==> flow/design.v <==
`timescale 10ns / 1ns
`timescale 10ns / 1ns
module riscv_cpu(
	input  rst,
	input  clk,
	output reg [31:0] PC,
	output Inst_Req_Valid,
	input Inst_Req_Ack,
	input  [31:0] Instruction,
	input Inst_Valid,
	output Inst_Ack,
	output [31:0] Address,
	output MemWrite,
	output [31:0] Write_data,
	output [3:0] Write_strb,
	output MemRead,
	input Mem_Req_Ack,
	input  [31:0] Read_data,
	input Read_data_Valid,
	output Read_data_Ack
);
reg [31:0] IR ;
reg [31:0] MDR;
reg [31:0] PC_reg;
reg [31:0] ALU_reg;
reg [31:0] RF_reg1;
reg [31:0] RF_reg2;
wire RegWrite_Valid;
wire MemRead_Valid ;
wire MemWrite_Valid;
wire [31:0] ALUResult;
wire        zero     ;
wire [31:0] PCset   ;
wire [31:0] PCadd4  ;
wire [31:0] PCoffset;
wire [31:0] signextend_out;
wire [31:0] zeroextend_out;
wire [31:0] shiftleft2_out;
wire [31:0]sext;
wire [31:0]sext_b;
wire [31:0]sext_u;
wire [9:0]ALUOp;
wire [2:0]ALUSrcA;
wire [2:0]ALUSrcB;
wire [3:0]RegSrc;
wire [1:0]Branch;
wire      Reg_Write;   
wire      RegWrite;
wire      BranchPerf;
wire [7:0]MemSrc;
wire      DataRead; 
wire      PCWrite;
wire      IRWrite;
wire      PCSrc;
wire [4 :0] RF_waddr ;
wire [4 :0] RF_raddr1;
wire [4 :0] RF_raddr2;
wire        RF_wen   ;
wire [31:0] RF_wdata ;
wire [31:0] RF_rdata1;
wire [31:0] RF_rdata2;
wire [31:0] ALU_data1;
wire [31:0] ALU_data2;
wire [31:0] MemOutput;
wire [31:0] RegOutput;
wire IR_wen;
assign IR_wen = ~DataRead & IRWrite;
always @(posedge clk) 
begin
    IR <= IR_wen ? Instruction : IR;
end
always @(posedge clk) 
begin
    MDR <= DataRead ? Read_data : MDR;
end
always @(posedge clk) 
begin
    ALU_reg <= ALUResult;
end
always @(posedge clk) 
begin
    RF_reg1 <= RF_rdata1;
end
always @(posedge clk) 
begin
    RF_reg2 <= RF_rdata2;
end
always @(posedge clk) 
begin
    if(rst)
        PC_reg <= PC_reg;
    else
        PC_reg <= PC;
end
always@(posedge clk) 
begin
    if(rst)
         PC <= 32'd0;
    else                  
        PC <= (PCWrite | BranchPerf) ? PCset : PC;           
end
assign BranchPerf = (Branch[0] & zero) | (Branch[1] &~zero);
assign PCset = PCSrc ? ALUResult : ALU_reg; 
control Control(
    clk,
    rst,
    Inst_Req_Ack,
    IR,
    Inst_Valid,
    Mem_Req_Ack,
    Read_data_Valid,
    sext,
    sext_b,
    sext_u,    
    ALUOp,
    ALUSrcA,
    ALUSrcB,
    RegSrc,
    Branch,
    RegWrite,   
    MemSrc,
    Inst_Req_Valid,  
    Inst_Ack,
    MemRead,
    MemWrite, 
    Read_data_Ack,
    DataRead, 
    PCWrite,
    IRWrite,
    PCSrc
);
assign RF_waddr  = IR[11: 7];
assign RF_raddr1 = IR[19:15];
assign RF_raddr2 = IR[24:20];
assign RF_wen    = RegWrite ;
reg_file Reg_file(
    clk,
    rst,
    RF_waddr,
    RF_raddr1,
    RF_raddr2,
    RF_wen,
    RF_wdata,
    RF_rdata1,
    RF_rdata2
);
assign ALU_data1  = (ALUSrcA == 2'b01) ? PC      :
                    (ALUSrcA == 2'b10) ? PC-4    :
                                         RF_reg1 ; 
assign ALU_data2  = (ALUSrcB == 2'b01) ? sext     : 
                    (ALUSrcB == 2'b10) ? sext_b   :
                    (ALUSrcB == 2'b11) ? 32'd4    :
                                         RF_reg2;
alu ALU(
    ALU_data1,
    ALU_data2,
    ALUOp,
    zero,
    ALUResult
);
mem_operation MemOperation(
    MemSrc,
    MDR,
    RF_reg2,
    ALU_reg[1:0],
    MemOutput,
    RegOutput,
    Write_strb
);
assign Address    = {ALU_reg[31:2], 2'b00};
assign Write_data = RegOutput;
assign RF_wdata = RegSrc[0] ? MemOutput:
                  RegSrc[1] ? sext_u:
                  RegSrc[2] ? PC_reg:
                  RegSrc[3] ? ALU_reg:                 
                              ALU_reg;
endmodule
`timescale 10ns / 1ns
module control(
    input clk,
    input rst,
    input  Inst_Req_Ack,
    input  [31:0]inst,
    input  Inst_Valid,
    input  Mem_Req_Ack,
    input  Read_data_Valid,
    output [31:0]sext,
    output [31:0]sext_b,
    output [31:0]sext_u,        
    output [9:0]alu_op,
    output [2:0]alu_src_a,
    output [2:0]alu_src_b,
    output [3:0]reg_src,
    output [1:0]branch,
    output      reg_write,   
    output [7:0]mem_src,
    output Inst_Req_Valid,  
    output Inst_Ack,
    output MemRead,
    output MemWrite, 
    output Read_data_Ack,
    output data_read, 
    output pc_write,
    output ir_write,
    output pc_src
);
wire  [6:0]inst_6_0  ;
wire  [2:0]inst_14_12;
wire  [6:0]inst_31_25;
assign inst_6_0   = inst[6 : 0];
assign inst_14_12 = inst[14:12];
assign inst_31_25 = inst[31:25];
wire type_j;
wire type_r;
wire type_s;
wire type_b;
wire type_i;
wire type_u;
wire type_l;
wire type_ical ;
assign type_j = (inst_6_0==7'b1101111);
assign type_r = (inst_6_0==7'b0110011);
assign type_s = (inst_6_0==7'b0100011);
assign type_b = (inst_6_0==7'b1100011);
assign type_i =  type_l   | type_ical | inst_jalr;
assign type_u  =  inst_lui | inst_auipc;
assign type_ical = (inst_6_0==7'b0010011);
assign type_l    = (inst_6_0==7'b0000011);
wire inst_lui  ;
wire inst_auipc;
wire inst_jal  ;
wire inst_jalr ;
wire inst_beq  ;
wire inst_bne  ;
wire inst_blt  ;
wire inst_bge  ;
wire inst_bltu ;
wire inst_bgeu ;
wire inst_lb   ;
wire inst_lh   ;
wire inst_lw   ;
wire inst_lbu  ;
wire inst_lhu  ;
wire inst_sb   ;
wire inst_sh   ;
wire inst_sw   ;
wire inst_addi ;
wire inst_slti ;
wire inst_sltiu;
wire inst_xori ;
wire inst_ori  ;
wire inst_andi ;
wire inst_slli ;
wire inst_srli ;
wire inst_srai ;
wire inst_add  ;
wire inst_sub  ;
wire inst_sll  ;
wire inst_slt  ;
wire inst_sltu ;
wire inst_xor  ;
wire inst_srl  ;
wire inst_sra  ;
wire inst_or   ;
wire inst_and  ;
assign inst_lui   = (inst_6_0==7'b0110111  );
assign inst_auipc = (inst_6_0==7'b0010111);
assign inst_jal   = (type_j);
assign inst_jalr  = (inst_6_0==7'b1100111 & inst_14_12==3'b000 );
assign inst_beq   = (type_b & inst_14_12==3'b000  );
assign inst_bne   = (type_b & inst_14_12==3'b001  );
assign inst_blt   = (type_b & inst_14_12==3'b100  );
assign inst_bge   = (type_b & inst_14_12==3'b101  );
assign inst_bltu  = (type_b & inst_14_12==3'b110 );
assign inst_bgeu  = (type_b & inst_14_12==3'b111 );
assign inst_lb    = (type_l & inst_14_12==3'b000   );
assign inst_lh    = (type_l & inst_14_12==3'b001   );
assign inst_lw    = (type_l & inst_14_12==3'b010   );
assign inst_lbu   = (type_l & inst_14_12==3'b100  );
assign inst_lhu   = (type_l & inst_14_12==3'b101  );
assign inst_sb    = (type_s & inst_14_12==3'b000   );
assign inst_sh    = (type_s & inst_14_12==3'b001   );
assign inst_sw    = (type_s & inst_14_12==3'b010   );
assign inst_addi  = (type_ical & inst_14_12==3'b000 );
assign inst_slti  = (type_ical & inst_14_12==3'b010 );
assign inst_sltiu = (type_ical & inst_14_12==3'b011);
assign inst_xori  = (type_ical & inst_14_12==3'b100 );
assign inst_ori   = (type_ical & inst_14_12==3'b110  );
assign inst_andi  = (type_ical & inst_14_12==3'b111 );
assign inst_slli  = (type_ical & inst_14_12==3'b001 & inst_31_25==7'b0000000);
assign inst_srli  = (type_ical & inst_14_12==3'b101 & inst_31_25==7'b0000000);
assign inst_srai  = (type_ical & inst_14_12==3'b101 & inst_31_25==7'b0100000);
assign inst_add   = (type_r & inst_14_12==3'b000  & inst_31_25==7'b0000000);
assign inst_sub   = (type_r & inst_14_12==3'b000  & inst_31_25==7'b0100000);
assign inst_sll   = (type_r & inst_14_12==3'b001  & inst_31_25==7'b0000000);
assign inst_slt   = (type_r & inst_14_12==3'b010  & inst_31_25==7'b0000000);
assign inst_sltu  = (type_r & inst_14_12==3'b011 & inst_31_25==7'b0000000);
assign inst_xor   = (type_r & inst_14_12==3'b100  & inst_31_25==7'b0000000);
assign inst_srl   = (type_r & inst_14_12==3'b101  & inst_31_25==7'b0000000);
assign inst_sra   = (type_r & inst_14_12==3'b101  & inst_31_25==7'b0100000);
assign inst_or    = (type_r & inst_14_12==3'b110   & inst_31_25==7'b0000000);
assign inst_and   = (type_r & inst_14_12==3'b111  & inst_31_25==7'b0000000);
wire [9:0]alu_op_tmp     ;
wire [2:0]alu_src_a_tmp  ;
wire [2:0]alu_src_b_tmp  ;
wire [3:0]reg_src_tmp    ;
wire [1:0]branch_tmp     ;
wire      reg_write_tmp  ;    
wire [7:0]mem_src_tmp    ;
assign alu_op_tmp[0] = type_l     | type_s    | inst_jalr  |
                       inst_addi  | inst_add  | inst_jal   |
                       inst_auipc ;
assign alu_op_tmp[1] = inst_beq   | inst_bne  | inst_sub   ;
assign alu_op_tmp[2] = inst_blt   | inst_bge  | inst_slti  |
                       inst_slt   ;
assign alu_op_tmp[3] = inst_bltu  | inst_bgeu | inst_sltiu |
                       inst_sltu  ;
assign alu_op_tmp[4] = inst_andi  | inst_and  ;
assign alu_op_tmp[5] = inst_or    | inst_ori  ;
assign alu_op_tmp[6] = inst_xor   | inst_xori ;
assign alu_op_tmp[7] = inst_sll   | inst_slli ;
assign alu_op_tmp[8] = inst_srl   | inst_srli ;
assign alu_op_tmp[9] = inst_sra   | inst_srai ; 
assign alu_src_a_tmp = (inst_auipc | type_j) ? 2'b10: 2'b00;   
assign alu_src_b_tmp = (type_i | type_s | type_j | inst_auipc) ? 2'b01: 2'b00; 
assign branch_tmp[0] = inst_beq   | inst_bge  | inst_bgeu ;
assign branch_tmp[1] = inst_bne   | inst_blt  | inst_bltu ;
assign mem_src_tmp[0] = inst_lw   ;
assign mem_src_tmp[1] = inst_lb   ;
assign mem_src_tmp[2] = inst_lbu  ;
assign mem_src_tmp[3] = inst_lh   ;
assign mem_src_tmp[4] = inst_lhu  ;
assign mem_src_tmp[5] = inst_sw   ;
assign mem_src_tmp[6] = inst_sb   ;
assign mem_src_tmp[7] = inst_sh   ;
assign reg_write_tmp  = type_u | type_r | type_j | type_ical | inst_jalr | type_l;
assign reg_src_tmp[0] = type_l   ;
assign reg_src_tmp[1] = inst_lui ;
assign reg_src_tmp[2] = inst_jalr| type_j;
assign reg_src_tmp[3] = 1'b0;
wire [31:0]imm_i;
wire [31:0]imm_s;
wire [31:0]imm_b;
wire [31:0]imm_u;
wire [31:0]imm_j;
assign imm_i  = {{21{inst[31]}}, inst[30:20]};
assign imm_s  = {{21{inst[31]}}, inst[30:25], inst[11:7]};
assign imm_b  = {{20{inst[31]}}, inst[7], inst[30:25], inst[11:8], 1'b0};
assign imm_u  = {inst[31:12], 12'b0};
assign imm_j  = {{12{inst[31]}}, inst[19:12], inst[20], inst[30:21], 1'b0};
assign sext = ({32{type_i}} & {imm_i})
            | ({32{type_s}} & {imm_s})
            | ({32{type_b}} & {imm_b})
            | ({32{type_u}} & {imm_u})
            | ({32{type_j}} & {imm_j});
assign sext_b = imm_b;
assign sext_u = imm_u;
reg [3:0]current_state;
wire [3:0]next_state;
wire [ 3:0] IF_next;
wire [ 3:0] IW_next;
wire [ 3:0] ID_next;
wire [ 3:0] EX_next;  
wire [ 3:0] LD_next;
wire [ 3:0] RW_next;
wire [ 3:0] ST_next;
wire [ 3:0] WB_next;
assign IF_next    = (Inst_Req_Ack) ? 4'b0001: 4'b0000; 
assign IW_next    = (Inst_Valid)   ? 4'b0010: 4'b0001;  
assign ID_next    = 4'b0011;
assign EX_next    = (type_l) ? 4'b0110:
                    (type_s) ? 4'b0101:
                    (type_b) ? 4'b0000:
                               4'b0100;                                             
assign LD_next    = (Mem_Req_Ack)     ? 4'b0111: 4'b0110 ;
assign RW_next    = (Read_data_Valid) ? 4'b0100 : 4'b0111;
assign ST_next    = (Mem_Req_Ack)     ? 4'b0000 : 4'b0101 ;
assign WB_next    = 4'b0000;
assign next_state = (current_state == 4'b0000)  ? IF_next :
                    (current_state == 4'b0001)  ? IW_next :
                    (current_state == 4'b0010)  ? ID_next :
                    (current_state == 4'b0011)  ? EX_next :
                    (current_state == 4'b0110)  ? LD_next :
                    (current_state == 4'b0111) ? RW_next :
                    (current_state == 4'b0101)  ? ST_next :
                    (current_state == 4'b0100)  ? WB_next :
                                            4'b0000;
always@(posedge clk) begin     
    current_state <= (rst) ? 4'b1000 : next_state;
end
assign Inst_Req_Valid = (current_state == 4'b0000);    
assign Inst_Ack       = (current_state == 4'b0001 || current_state == 4'b1000);  
assign MemRead        = (current_state == 4'b0110);
assign MemWrite       = (current_state == 4'b0101);      
assign Read_data_Ack  = (current_state == 4'b0111);
assign alu_op    = (current_state == 4'b0000 || current_state == 4'b0010) ? 10'b0000000001:   
                   alu_op_tmp   ;
assign alu_src_a = (current_state == 4'b0000) ? 2'b01:
                   (current_state == 4'b0010) ? 2'b10:  
                   alu_src_a_tmp; 
assign alu_src_b = (current_state == 4'b0000) ? 2'b11:
                   (current_state == 4'b0010) ? 2'b10:
                   alu_src_b_tmp;
assign reg_src   = (current_state == 4'b0100) ? reg_src_tmp : 3'b0001;
assign branch    = (current_state == 4'b0000 || current_state == 4'b0001 || current_state == 4'b0010 || current_state == 4'b1000) ? 2'b0 : branch_tmp ;
assign mem_src   = (current_state == 4'b0000 || current_state == 4'b0001 || current_state == 4'b0010 || current_state == 4'b1000) ? 8'b0 : mem_src_tmp;
assign reg_write = (current_state == 4'b0100) ? reg_write_tmp : 1'b0;
assign data_read = (current_state == 4'b0111 && Read_data_Ack && Read_data_Valid);  
assign pc_write  = (current_state == 4'b0000 && Inst_Req_Ack  && Inst_Req_Valid || current_state == 4'b0011 && (type_j || inst_jalr));
assign ir_write  = (current_state == 4'b0001 && Inst_Valid && Inst_Ack);     
assign pc_src    = (current_state == 4'b0000 || current_state == 4'b0011 && (type_j || inst_jalr));
endmodule
`timescale 10ns / 1ns
module alu(
    input [32 - 1:0] A,
    input [32 - 1:0] B,
    input [9:0] alu_op,
    output Zero,
    output [32 - 1:0] Result
);
wire alu_add ;    
wire alu_sub ;    
wire alu_slt ;    
wire alu_sltu;    
wire alu_and ;    
wire alu_or  ;    
wire alu_xor ;    
wire alu_sll ;    
wire alu_srl ;    
wire alu_sra ;    
assign alu_add  = alu_op[0];
assign alu_sub  = alu_op[1];
assign alu_slt  = alu_op[2];
assign alu_sltu = alu_op[3];
assign alu_and  = alu_op[4];
assign alu_or   = alu_op[5];
assign alu_xor  = alu_op[6];
assign alu_sll  = alu_op[7];
assign alu_srl  = alu_op[8];
assign alu_sra  = alu_op[9];
wire [31:0] add_sub_result; 
wire [31:0] slt_result; 
wire [31:0] sltu_result;
wire [31:0] and_result;
wire [31:0] or_result;
wire [31:0] xor_result;
wire [31:0] sll_result; 
wire [31:0] srl_result; 
wire [31:0] sra_result; 
wire [31:0] adder_a     ;
wire [31:0] adder_b     ;
wire [33:0] adder_result;
wire        adder_cin   ;
assign adder_a      = A;
assign adder_b      = (alu_sub | alu_slt) ? ~B : B;
assign adder_cin    = (alu_sub | alu_slt);
assign adder_result = {adder_a,adder_cin} + {adder_b,adder_cin};
assign add_sub_result = adder_result[32:1];
assign slt_result[31:1] = 31'b0;
assign slt_result[0]    = (A[31]  & ~B[31])
                        | ((A[31] ~^ B[31]) & adder_result[32]);
assign sltu_result[31:1] = 31'b0;
assign sltu_result[0]    = (A < B);                        
assign and_result = A & B;
assign or_result  = A | B;
assign xor_result = A ^ B;
assign sll_result = A << B[4:0];
assign sra_result = {{31{A[31]}}, 1'b0} << ~(B[4:0]) | A >> B[4:0];
assign srl_result = A >> B[4:0];
assign Zero     = ({Result} == 32'b0);
assign Result     = ({32{alu_add | alu_sub}} & add_sub_result)
                  | ({32{alu_slt          }} & slt_result    )
                  | ({32{alu_sltu         }} & sltu_result   )
                  | ({32{alu_and          }} & and_result    )
                  | ({32{alu_or           }} & or_result     )
                  | ({32{alu_xor          }} & xor_result    )
                  | ({32{alu_sll          }} & sll_result    )
                  | ({32{alu_sra          }} & sra_result    )
                  | ({32{alu_srl          }} & srl_result    );                                    
endmodule
`timescale 10ns / 1ns
module mem_operation(
    input  [7 :0]control_code,
    input  [31:0]mem_input,
    input  [31:0]reg_input,
    input  [1 :0]ea,    
    output [31:0]mem_output,
    output [31:0]reg_output,
    output [3 :0]write_strb
);
wire [31:0] lw_result ;
wire [31:0] lb_result ;
wire [31:0] lbu_result;
wire [31:0] lh_result ;
wire [31:0] lhu_result;
assign lw_result  = mem_input;
assign lb_result  = ({32{ea==2'b00}} & {{24{mem_input[ 7]}},mem_input[7 : 0]})
                  | ({32{ea==2'b01}} & {{24{mem_input[15]}},mem_input[15: 8]})
                  | ({32{ea==2'b10}} & {{24{mem_input[23]}},mem_input[23:16]})
                  | ({32{ea==2'b11}} & {{24{mem_input[31]}},mem_input[31:24]});
assign lbu_result = ({32{ea==2'b00}} & {{24'd0},mem_input[7 : 0]})
                  | ({32{ea==2'b01}} & {{24'd0},mem_input[15: 8]})
                  | ({32{ea==2'b10}} & {{24'd0},mem_input[23:16]})
                  | ({32{ea==2'b11}} & {{24'd0},mem_input[31:24]});
assign lh_result  = ({32{ea[1]==1'b0}} & {{16{mem_input[15]}},mem_input[15: 0]})               
                  | ({32{ea[1]==1'b1}} & {{16{mem_input[31]}},mem_input[31:16]});
assign lhu_result = ({32{ea[1]==1'b0}} & {{16'd0},mem_input[15: 0]})
                  | ({32{ea[1]==1'b1}} & {{16'd0},mem_input[31:16]});
assign mem_output = ({32{control_code[0]}} & lw_result )
                  | ({32{control_code[1]}} & lb_result )
                  | ({32{control_code[2]}} & lbu_result)
                  | ({32{control_code[3]}} & lh_result )
                  | ({32{control_code[4]}} & lhu_result); 
wire [3:0] sw_strb ;
wire [3:0] sb_strb ;
wire [3:0] sh_strb ;
assign sw_strb  = 4'b1111;
assign sb_strb  = ({4{ea==2'b00}} & 4'b0001)
                | ({4{ea==2'b01}} & 4'b0010)
                | ({4{ea==2'b10}} & 4'b0100)
                | ({4{ea==2'b11}} & 4'b1000);
assign sh_strb  = ({4{ea[1]==1'b0}} & 4'b0011)
                | ({4{ea[1]==1'b1}} & 4'b1100);
assign write_strb = ({4{control_code[5]}} & sw_strb )
                  | ({4{control_code[6]}} & sb_strb )
                  | ({4{control_code[7]}} & sh_strb );
wire [31:0] sw_result ;
wire [31:0] sb_result ;
wire [31:0] sh_result ;
assign sw_result  = reg_input;
assign sb_result  = ({32{ea[1:0]==2'b00}} & {24'd0,reg_input[ 7: 0]      })
                  | ({32{ea[1:0]==2'b01}} & {16'd0,reg_input[ 7: 0], 8'd0})
                  | ({32{ea[1:0]==2'b10}} & { 8'd0,reg_input[ 7: 0],16'd0})
                  | ({32{ea[1:0]==2'b11}} & {      reg_input[ 7: 0],24'd0});
assign sh_result  = ({32{ea[1]==1'b0 }} & {16'd0,reg_input[15: 0]})
                  | ({32{ea[1]==1'b1 }} & {reg_input[15: 0],16'd0});
assign reg_output = ({32{control_code[5]}} & sw_result )
                  | ({32{control_code[6]}} & sb_result )
                  | ({32{control_code[7]}} & sh_result );
endmodule
`timescale 10 ns / 1 ns
module reg_file(
	input clk,
	input rst,
	input [5 - 1:0] waddr,
	input [5 - 1:0] raddr1,
	input [5 - 1:0] raddr2,
	input wen,
	input [32 - 1:0] wdata,
	output [32 - 1:0] rdata1,
	output [32 - 1:0] rdata2
);
	reg [32-1:0] rf[32 - 1:0];
	assign rdata1=rf[raddr1];
	assign rdata2=rf[raddr2];
	always@(posedge clk)
	begin
	  	if(rst)
	  	begin
	  		rf[0]<=0;
			rf[1]<=0;
	  		rf[2]<=0;
			rf[3]<=0;
	  		rf[4]<=0;
			rf[5]<=0;
	  		rf[6]<=0;
			rf[7]<=0;
	  		rf[8]<=0;
			rf[9]<=0;
	  		rf[10]<=0;
			rf[11]<=0;
	  		rf[12]<=0;
			rf[13]<=0;
	  		rf[14]<=0;
			rf[15]<=0;
	  		rf[16]<=0;
			rf[17]<=0;
	  		rf[18]<=0;
			rf[19]<=0;
	  		rf[20]<=0;
			rf[21]<=0;
	  		rf[22]<=0;
			rf[23]<=0;
	  		rf[24]<=0;
			rf[25]<=0;
	  		rf[26]<=0;
			rf[27]<=0;
	  		rf[28]<=0;
			rf[29]<=0;
	  		rf[30]<=0;
			rf[31]<=0;															
		end
		else 
		begin
			if(wen==1&&waddr!=0)
			begin
				rf[waddr]<=wdata;
			end
		end
	end
endmodule
=== From RTL to reports: riscv_cpu ===
What the tools print for riscv_cpu, step after step.
Lines are those of the file above, counted from 1.
A cell with -- has no value.

* Design top: riscv_cpu
* Clock port: clk
* Standard-cell library: sky130hd
* Library corner: tt_025C_1v80

=== Word-level counts ===
Counts by Yosys on the flattened word-level netlist (proc, flatten, opt, wreduce; memories kept). Register bits leave out memories and registers merged into their read ports (data or address); mux counts leave out enables and synchronous resets folded into registers. Print and check cells are left out.
Memory sizes are those after Yosys's memory passes, which may raise the word count (mostly to a power of two), join words into wider ones and drop unused or constant bits.

* Flip-flop bits (word level): 164
* RAM bits: 1,024
* Input port bits: 70
* Memory cells: 1
* Output and inout bits: 105
* Word-level cells: 290

{| class="wikitable"
|+ Memories
! memory !! words !! bits a word !! RTL line !! text
|-
| Reg_file.rf || 32 || 32 || 553 || <nowiki>reg [32-1:0] rf[32 - 1:0];</nowiki>
|}

* Reductions and logical operators: 21
* Add/subtract/negate cells: 2
* Magnitude comparators: 1
* Bitwise logic cells: 180
* Muxes and demuxes: 43
* Shift operators: 3
* Equality and inequality tests: 33

{| class="wikitable"
|+ Operators by type and width
! kind !! count
|-
| 32-bit OR || 32
|-
| 32-bit AND || 29
|-
| 32-bit 2-to-1 mux || 12
|-
| 32-bit by 8-bit AND with 32-bit output || 5
|-
| 32-bit by 16-bit AND with 32-bit output || 4
|-
| 32-bit by 1-bit AND with 32-bit output || 2
|-
| 32-bit by 5-bit << shifter with 32-bit output || 2
|-
| 1-bit AND || 49
|-
| 1-bit OR || 42
|-
| 4-bit 2-to-1 mux || 9
|-
| 33-bit adder || 1
|-
| 32-bit by 24-bit AND with 32-bit output || 1
|-
| 32-bit by 3-bit subtractor with 32-bit output (second input constant) || 1
|-
| 32-bit < comparator || 1
|-
| 32-bit bitwise XOR || 1
|-
| 32-bit by 5-bit right shift with 32-bit output || 1
|-
| 32-bit inverter || 1
|-
| 32-bit zero test || 1
|-
| 7-bit by 6-bit == test with 1-bit output (second input constant) || 4
|-
| 7-bit == test (second input constant) || 3
|-
| 4-bit by 3-bit == test with 1-bit output (second input constant) || 4
|-
| 3-bit by 2-bit == test with 1-bit output (second input constant) || 5
|-
| 3-bit 2-to-1 mux || 5
|-
| 7-bit by 5-bit == test with 1-bit output (second input constant) || 2
|-
| 3-bit == test (second input constant) || 4
|-
| 4-bit OR || 3
|-
| 2-bit 2-to-1 mux || 6
|-
| 10-bit 2-to-1 mux || 1
|}

Not listed: further kinds 24, cells in them 52.

=== Logic depth ===
Depth = most cells in a row (Yosys ltp): at word level without a register or memory, in the mapped netlist without a sequential cell, where the memories' decode and read muxes count.

* Depth in word-level cells: 32
* ABC_AREA: 0
* Gate-level depth with buffers: 33
* Depth with buffers taken out: 26

=== After synthesis ===
Source: synth_stat.txt of the flow (Yosys; design flattened, memories mapped). It holds for the ABC_AREA given above (unset counts as 0); a run with the other value may have another netlist.

{| class="wikitable"
|+ Cells by type
! type !! count !! area in all (µm²)
|-
| sky130_fd_sc_hd__edfxtp_1 || 1,120 || 3.36E+04
|-
| sky130_fd_sc_hd__mux4_2 || 642 || 1.45E+04
|-
| sky130_fd_sc_hd__nor2_1 || 1,205 || 4.52E+03
|-
| sky130_fd_sc_hd__dfxtp_1 || 137 || 2,742.63
|-
| sky130_fd_sc_hd__ha_1 || 129 || 1.61E+03
|-
| sky130_fd_sc_hd__clkbuf_1 || 419 || 1.57E+03
|-
| sky130_fd_sc_hd__nand2_1 || 320 || 1.2E+03
|-
| sky130_fd_sc_hd__a21oi_1 || 188 || 940.902
|-
| sky130_fd_sc_hd__mux2i_1 || 91 || 910.874
|-
| sky130_fd_sc_hd__mux2_2 || 78 || 878.342
|-
| sky130_fd_sc_hd__a211oi_1 || 74 || 555.533
|-
| sky130_fd_sc_hd__o21ai_0 || 111 || 555.533
|-
| sky130_fd_sc_hd__inv_1 || 135 || 506.736
|-
| sky130_fd_sc_hd__nor4_1 || 74 || 462.944
|-
| sky130_fd_sc_hd__nor3_1 || 82 || 410.394
|-
| sky130_fd_sc_hd__nand4_1 || 61 || 381.616
|-
| sky130_fd_sc_hd__nand3_1 || 69 || 345.331
|-
| sky130_fd_sc_hd__a21o_1 || 44 || 330.317
|}

Not listed: further types 90, cells in them 805.

* Cell count: 5,784
* Flip-flops: 1,257
* Buffers: 585
* Chip area (Yosys): 72,155.5 µm²

By module: a second synthesis without flattening, with its own total; a netlist apart from the flattened one above.

* Cells (unflattened synthesis): 7,057
* Area total of the unflattened synthesis: 76,626.0 µm²

Rows give one instance, submodules left out.

{| class="wikitable"
|+ Modules
! module !! area (µm²) !! cells !! seq. area (µm²) !! times used
|-
| reg_file || 56,078.8 || 4,614 || 30,749.5 || 1
|-
| riscv_cpu || 9,113.7 || 855 || 5,445.2 || 1
|-
| alu || 8,633.3 || 1,185 || 0.0 || 1
|-
| control || 1,755.4 || 245 || 180.2 || 1
|-
| mem_operation || 1,044.8 || 158 || 0.0 || 1
|}

=== Path before layout ===
Source: OpenSTA report_checks on the synthesized netlist (no wires, ideal clock, input and output delay 20% of the period each), path of least setup slack; recovery checks are left aside. Register names are those of the netlist, which keeps one name where synthesis merged equal registers.

* Path type: reg2reg
* Start: register IR[12]
* End: register PC[16]
* Arrival time: 6.828 ns
* Time at the first pin: 0.000 ns
* Period: 8.5 ns
* Delay of the path: 6.969 ns
* Path buffers: 7
* Setup slack: 1.532 ns
* Stages on the path: 32
* Synthesis period reached: 6.968 ns

"delay of the path" = arrival - input delay + setup time.
"stages on the path" counts driving pins, that of a launching flip-flop among them; a cell with two outputs on the path counts twice.
"synthesis period reached" = period - worst setup slack (recovery checks aside). The figure is calculated, with input and output delays left at 20% of the set period.

* Cell sequence: sky130_fd_sc_hd__edfxtp_1 -> sky130_fd_sc_hd__buf_2 -> sky130_fd_sc_hd__nor3_1 -> sky130_fd_sc_hd__o211a_1 -> sky130_fd_sc_hd__clkbuf_1 -> sky130_fd_sc_hd__o21ai_0 -> sky130_fd_sc_hd__a311oi_1 -> sky130_fd_sc_hd__nor2_1 -> sky130_fd_sc_hd__inv_1 -> sky130_fd_sc_hd__buf_2 -> sky130_fd_sc_hd__buf_1 -> sky130_fd_sc_hd__clkbuf_1 -> sky130_fd_sc_hd__buf_2 -> sky130_fd_sc_hd__xnor2_1 -> sky130_fd_sc_hd__ha_1 -> sky130_fd_sc_hd__and2_1 -> sky130_fd_sc_hd__and4_1 -> sky130_fd_sc_hd__nand2_1 -> sky130_fd_sc_hd__or2_2 -> sky130_fd_sc_hd__mux2_2 -> sky130_fd_sc_hd__o21ai_1 -> sky130_fd_sc_hd__o22ai_1 -> sky130_fd_sc_hd__o2111ai_1 -> sky130_fd_sc_hd__a21oi_1 -> sky130_fd_sc_hd__or4_4 -> sky130_fd_sc_hd__or4bb_1 -> sky130_fd_sc_hd__nor4_4 -> sky130_fd_sc_hd__a221oi_2 -> sky130_fd_sc_hd__or2_4 -> sky130_fd_sc_hd__nor2_4 -> sky130_fd_sc_hd__buf_6 -> sky130_fd_sc_hd__o31ai_2

{| class="wikitable"
|+ RTL lines, path after synthesis
! item !! RTL line !! text
|-
| start, declared || 22 || <nowiki>reg [31:0] IR ;</nowiki>
|-
| start, assigned || 70 || <nowiki>IR <= IR_wen ? Instruction : IR;</nowiki>
|-
| end, assigned || 98 || <nowiki>PC <= 32'd0;</nowiki>
|-
| end, assigned || 100 || <nowiki>PC <= (PCWrite | BranchPerf) ? PCset : PC;</nowiki>
|-
| end, declared || 6 || <nowiki>output reg [31:0] PC,</nowiki>
|}

No chain of elaborated cells between the ends is given.
Some nets on the timed path still bear RTL names; the line given drives or declares the net.

{| class="wikitable"
|+ Named nets, after synthesis
! signal !! RTL line !! text
|-
| ALU.Result[29] || 471 || <nowiki>assign Result     = ({32{alu_add | alu_sub}} & add_sub_result)</nowiki>
|}

=== Timing after layout ===
From the final timing report of entry A: the path of least setup slack in the routed layout; clock arrival at registers is part of the times.

* Path type: reg2reg
* Start: register PC[3]
* End: register PC[16]
* Path buffers: 2
* Stages on the path: 25
* Period: 5.92 ns
* Time at the first pin: 0.79 ns
* Arrival time: 7.09 ns
* Setup slack: -0.54 ns

Between the ends stands the longest chain of elaborated cells between them, by number of cells; it is not shown to be the way that was timed. Of several equally long chains one is given.
A line is the first line of the expression or statement that the cell stems from. Yosys adds cells for indexed reads and writes and turns some case tables into memories.

* Cell sequence: sky130_fd_sc_hd__dfxtp_1 -> sky130_fd_sc_hd__inv_1 -> sky130_fd_sc_hd__ha_1 -> sky130_fd_sc_hd__or4b_4 -> sky130_fd_sc_hd__or4_4 -> sky130_fd_sc_hd__buf_4 -> sky130_fd_sc_hd__or4_1 -> sky130_fd_sc_hd__a32o_2 -> sky130_fd_sc_hd__inv_2 -> sky130_fd_sc_hd__ha_1 -> sky130_fd_sc_hd__a21oi_2 -> sky130_fd_sc_hd__o21bai_1 -> sky130_fd_sc_hd__a21o_1 -> sky130_fd_sc_hd__a211o_1 -> sky130_fd_sc_hd__a21oi_1 -> sky130_fd_sc_hd__nand2_1 -> sky130_fd_sc_hd__xnor2_1 -> sky130_fd_sc_hd__a311o_1 -> sky130_fd_sc_hd__or4_4 -> sky130_fd_sc_hd__nor4_4 -> sky130_fd_sc_hd__a221oi_2 -> sky130_fd_sc_hd__or2_4 -> sky130_fd_sc_hd__nor2_4 -> sky130_fd_sc_hd__clkbuf_16 -> sky130_fd_sc_hd__o31ai_2
* Length of the longest elaborated chain: 20

{| class="wikitable"
|+ RTL lines, path after layout
! item !! RTL line !! text
|-
| start, declared || 6 || <nowiki>output reg [31:0] PC,</nowiki>
|-
| start, assigned || 98 || <nowiki>PC <= 32'd0;</nowiki>
|-
| start, assigned || 100 || <nowiki>PC <= (PCWrite | BranchPerf) ? PCset : PC;</nowiki>
|-
| 32-bit by 3-bit subtractor with 32-bit output || 148 || <nowiki>(ALUSrcA == 2'b10) ? PC-4    :</nowiki>
|-
| 32-bit 2-to-1 mux || 148 ||
|-
| 32-bit 2-to-1 mux || 147 || <nowiki>assign ALU_data1  = (ALUSrcA == 2'b01) ? PC      :</nowiki>
|-
| 33-bit adder || 457 || <nowiki>assign adder_result = {adder_a,adder_cin} + {adder_b,adder_cin};</nowiki>
|-
| 1-bit AND || 461 || <nowiki>| ((A[31] ~^ B[31]) & adder_result[32]);</nowiki>
|-
| 1-bit OR || 460 || <nowiki>assign slt_result[0]    = (A[31]  & ~B[31])</nowiki>
|-
| 32-bit by 1-bit AND with 32-bit output || 472 || <nowiki>| ({32{alu_slt          }} & slt_result    )</nowiki>
|-
| 32-bit OR (8 in a row) || 471 || <nowiki>assign Result     = ({32{alu_add | alu_sub}} & add_sub_result)</nowiki>
|-
| 32-bit zero test || 470 || <nowiki>assign Zero     = ({Result} == 32'b0);</nowiki>
|-
| 1-bit inverter || 102 || <nowiki>assign BranchPerf = (Branch[0] & zero) | (Branch[1] &~zero);</nowiki>
|-
| 1-bit AND || 102 ||
|-
| 1-bit OR || 102 ||
|-
| 1-bit OR || 100 ||
|-
| end, assigned || 98 ||
|-
| end, assigned || 100 ||
|-
| end, declared || 6 ||
|}

Some nets on the timed path still bear RTL names; the line given drives or declares the net.

{| class="wikitable"
|+ Named nets, after layout
! signal !! RTL line
|-
| ALU.Result[0] || 471
|}

Subject: riscv_cpu on sky130hd, stored results

Hello all,

Flow measurements of riscv_cpu on sky130hd: 4 stored runs with different settings, listed in no order. Input and output delays are each 20% of the period that was set; the output load is 0.01 pF.
By "achieved clock period" is meant the clock period of the run minus its worst setup slack. This is arithmetic on one report: input and output delays are still those of the set period (20% each).
"time used up by the worst setup path": the worst setup path's part of the clock period (all of it between registers, 20% less for each end at a port) less its slack. A launch clock that arrives late makes it longer, a capture clock that arrives late makes it shorter.

=== Entry A ===
{| class="wikitable"
! Setting !! Value
|-
| period_ns || 5.92
|-
| CAP_MARGIN || 20
|-
| CORE_MARGIN || 2
|-
| CORE_UTILIZATION || 40
|-
| SLEW_MARGIN || 20
|-
! Result !! Value
|-
| Standard-cell area of the final layout || 88,523.7 µm²
|-
| Time used up by the worst setup path || 6.46 ns
|-
| Worst path kind || reg2reg
|-
| Worst setup slack after layout || -0.541 ns
|-
| Final design utilization || 0.495
|-
| Cell area after synthesis || 72,155.5 µm²
|-
| Die area || 183,801.0 µm²
|-
| Achieved clock period || 6.461 ns
|}

=== Entry B ===
{| class="wikitable"
! Setting !! Value
|-
| ABC_AREA || 0
|-
| CAP_MARGIN || 25
|-
| CELL_PAD_IN_SITES_DETAIL_PLACEMENT || 2
|-
| CORE_ASPECT_RATIO || 0.9
|-
| CORE_UTILIZATION || 59
|-
| CTS_CLUSTER_SIZE || 68
|-
| GPL_ROUTABILITY_DRIVEN || 0
|-
| HOLD_SLACK_MARGIN || -0.09
|-
| MAX_ROUTING_LAYER || met4
|-
| MIN_ROUTING_LAYER || met1
|-
| PLACE_DENSITY_LB_ADDON || 0.07
|-
| SETUP_SLACK_MARGIN || 0.53
|-
| TNS_END_PERCENT || 15
|-
| period_ns || 5.8
|-
| CORE_MARGIN || 2
|-
| SLEW_MARGIN || 20
|}
Stopped before the end: placement reported DPL-0033.

=== Entry C ===
{| class="wikitable"
! Setting !! Value
|-
| ABC_AREA || 0
|-
| CAP_MARGIN || 25
|-
| CELL_PAD_IN_SITES_DETAIL_PLACEMENT || 1
|-
| CELL_PAD_IN_SITES_GLOBAL_PLACEMENT || 1
|-
| CORE_ASPECT_RATIO || 0.9
|-
| CORE_UTILIZATION || 59
|-
| CTS_CLUSTER_SIZE || 20
|-
| GPL_ROUTABILITY_DRIVEN || 0
|-
| HOLD_SLACK_MARGIN || -0.09
|-
| MAX_ROUTING_LAYER || met4
|-
| MIN_ROUTING_LAYER || met1
|-
| PLACE_DENSITY_LB_ADDON || 0.07
|-
| SETUP_SLACK_MARGIN || 0.53
|-
| TNS_END_PERCENT || 15
|-
| period_ns || 5.8
|-
| CORE_MARGIN || 2
|-
| SLEW_MARGIN || 20
|}
Stopped before the end: routing reported GRT-0116.

=== Entry D ===
{| class="wikitable"
! Setting !! Value
|-
| SETUP_SLACK_MARGIN || 1.31
|-
| period_ns || 8.04
|-
| CAP_MARGIN || 20
|-
| CORE_MARGIN || 2
|-
| CORE_UTILIZATION || 40
|-
| SLEW_MARGIN || 20
|-
! Result !! Value
|-
| Standard-cell area of the final layout || 83,988.1 µm²
|-
| Final design utilization || 0.47
|-
| Worst setup slack after layout || 1.415 ns
|-
| Time used up by the worst setup path || 6.62 ns
|-
| Worst path kind || reg2reg
|-
| Cell area after synthesis || 72,155.5 µm²
|-
| Die area || 183,801.0 µm²
|-
| Achieved clock period || 6.625 ns
|}

Thanks
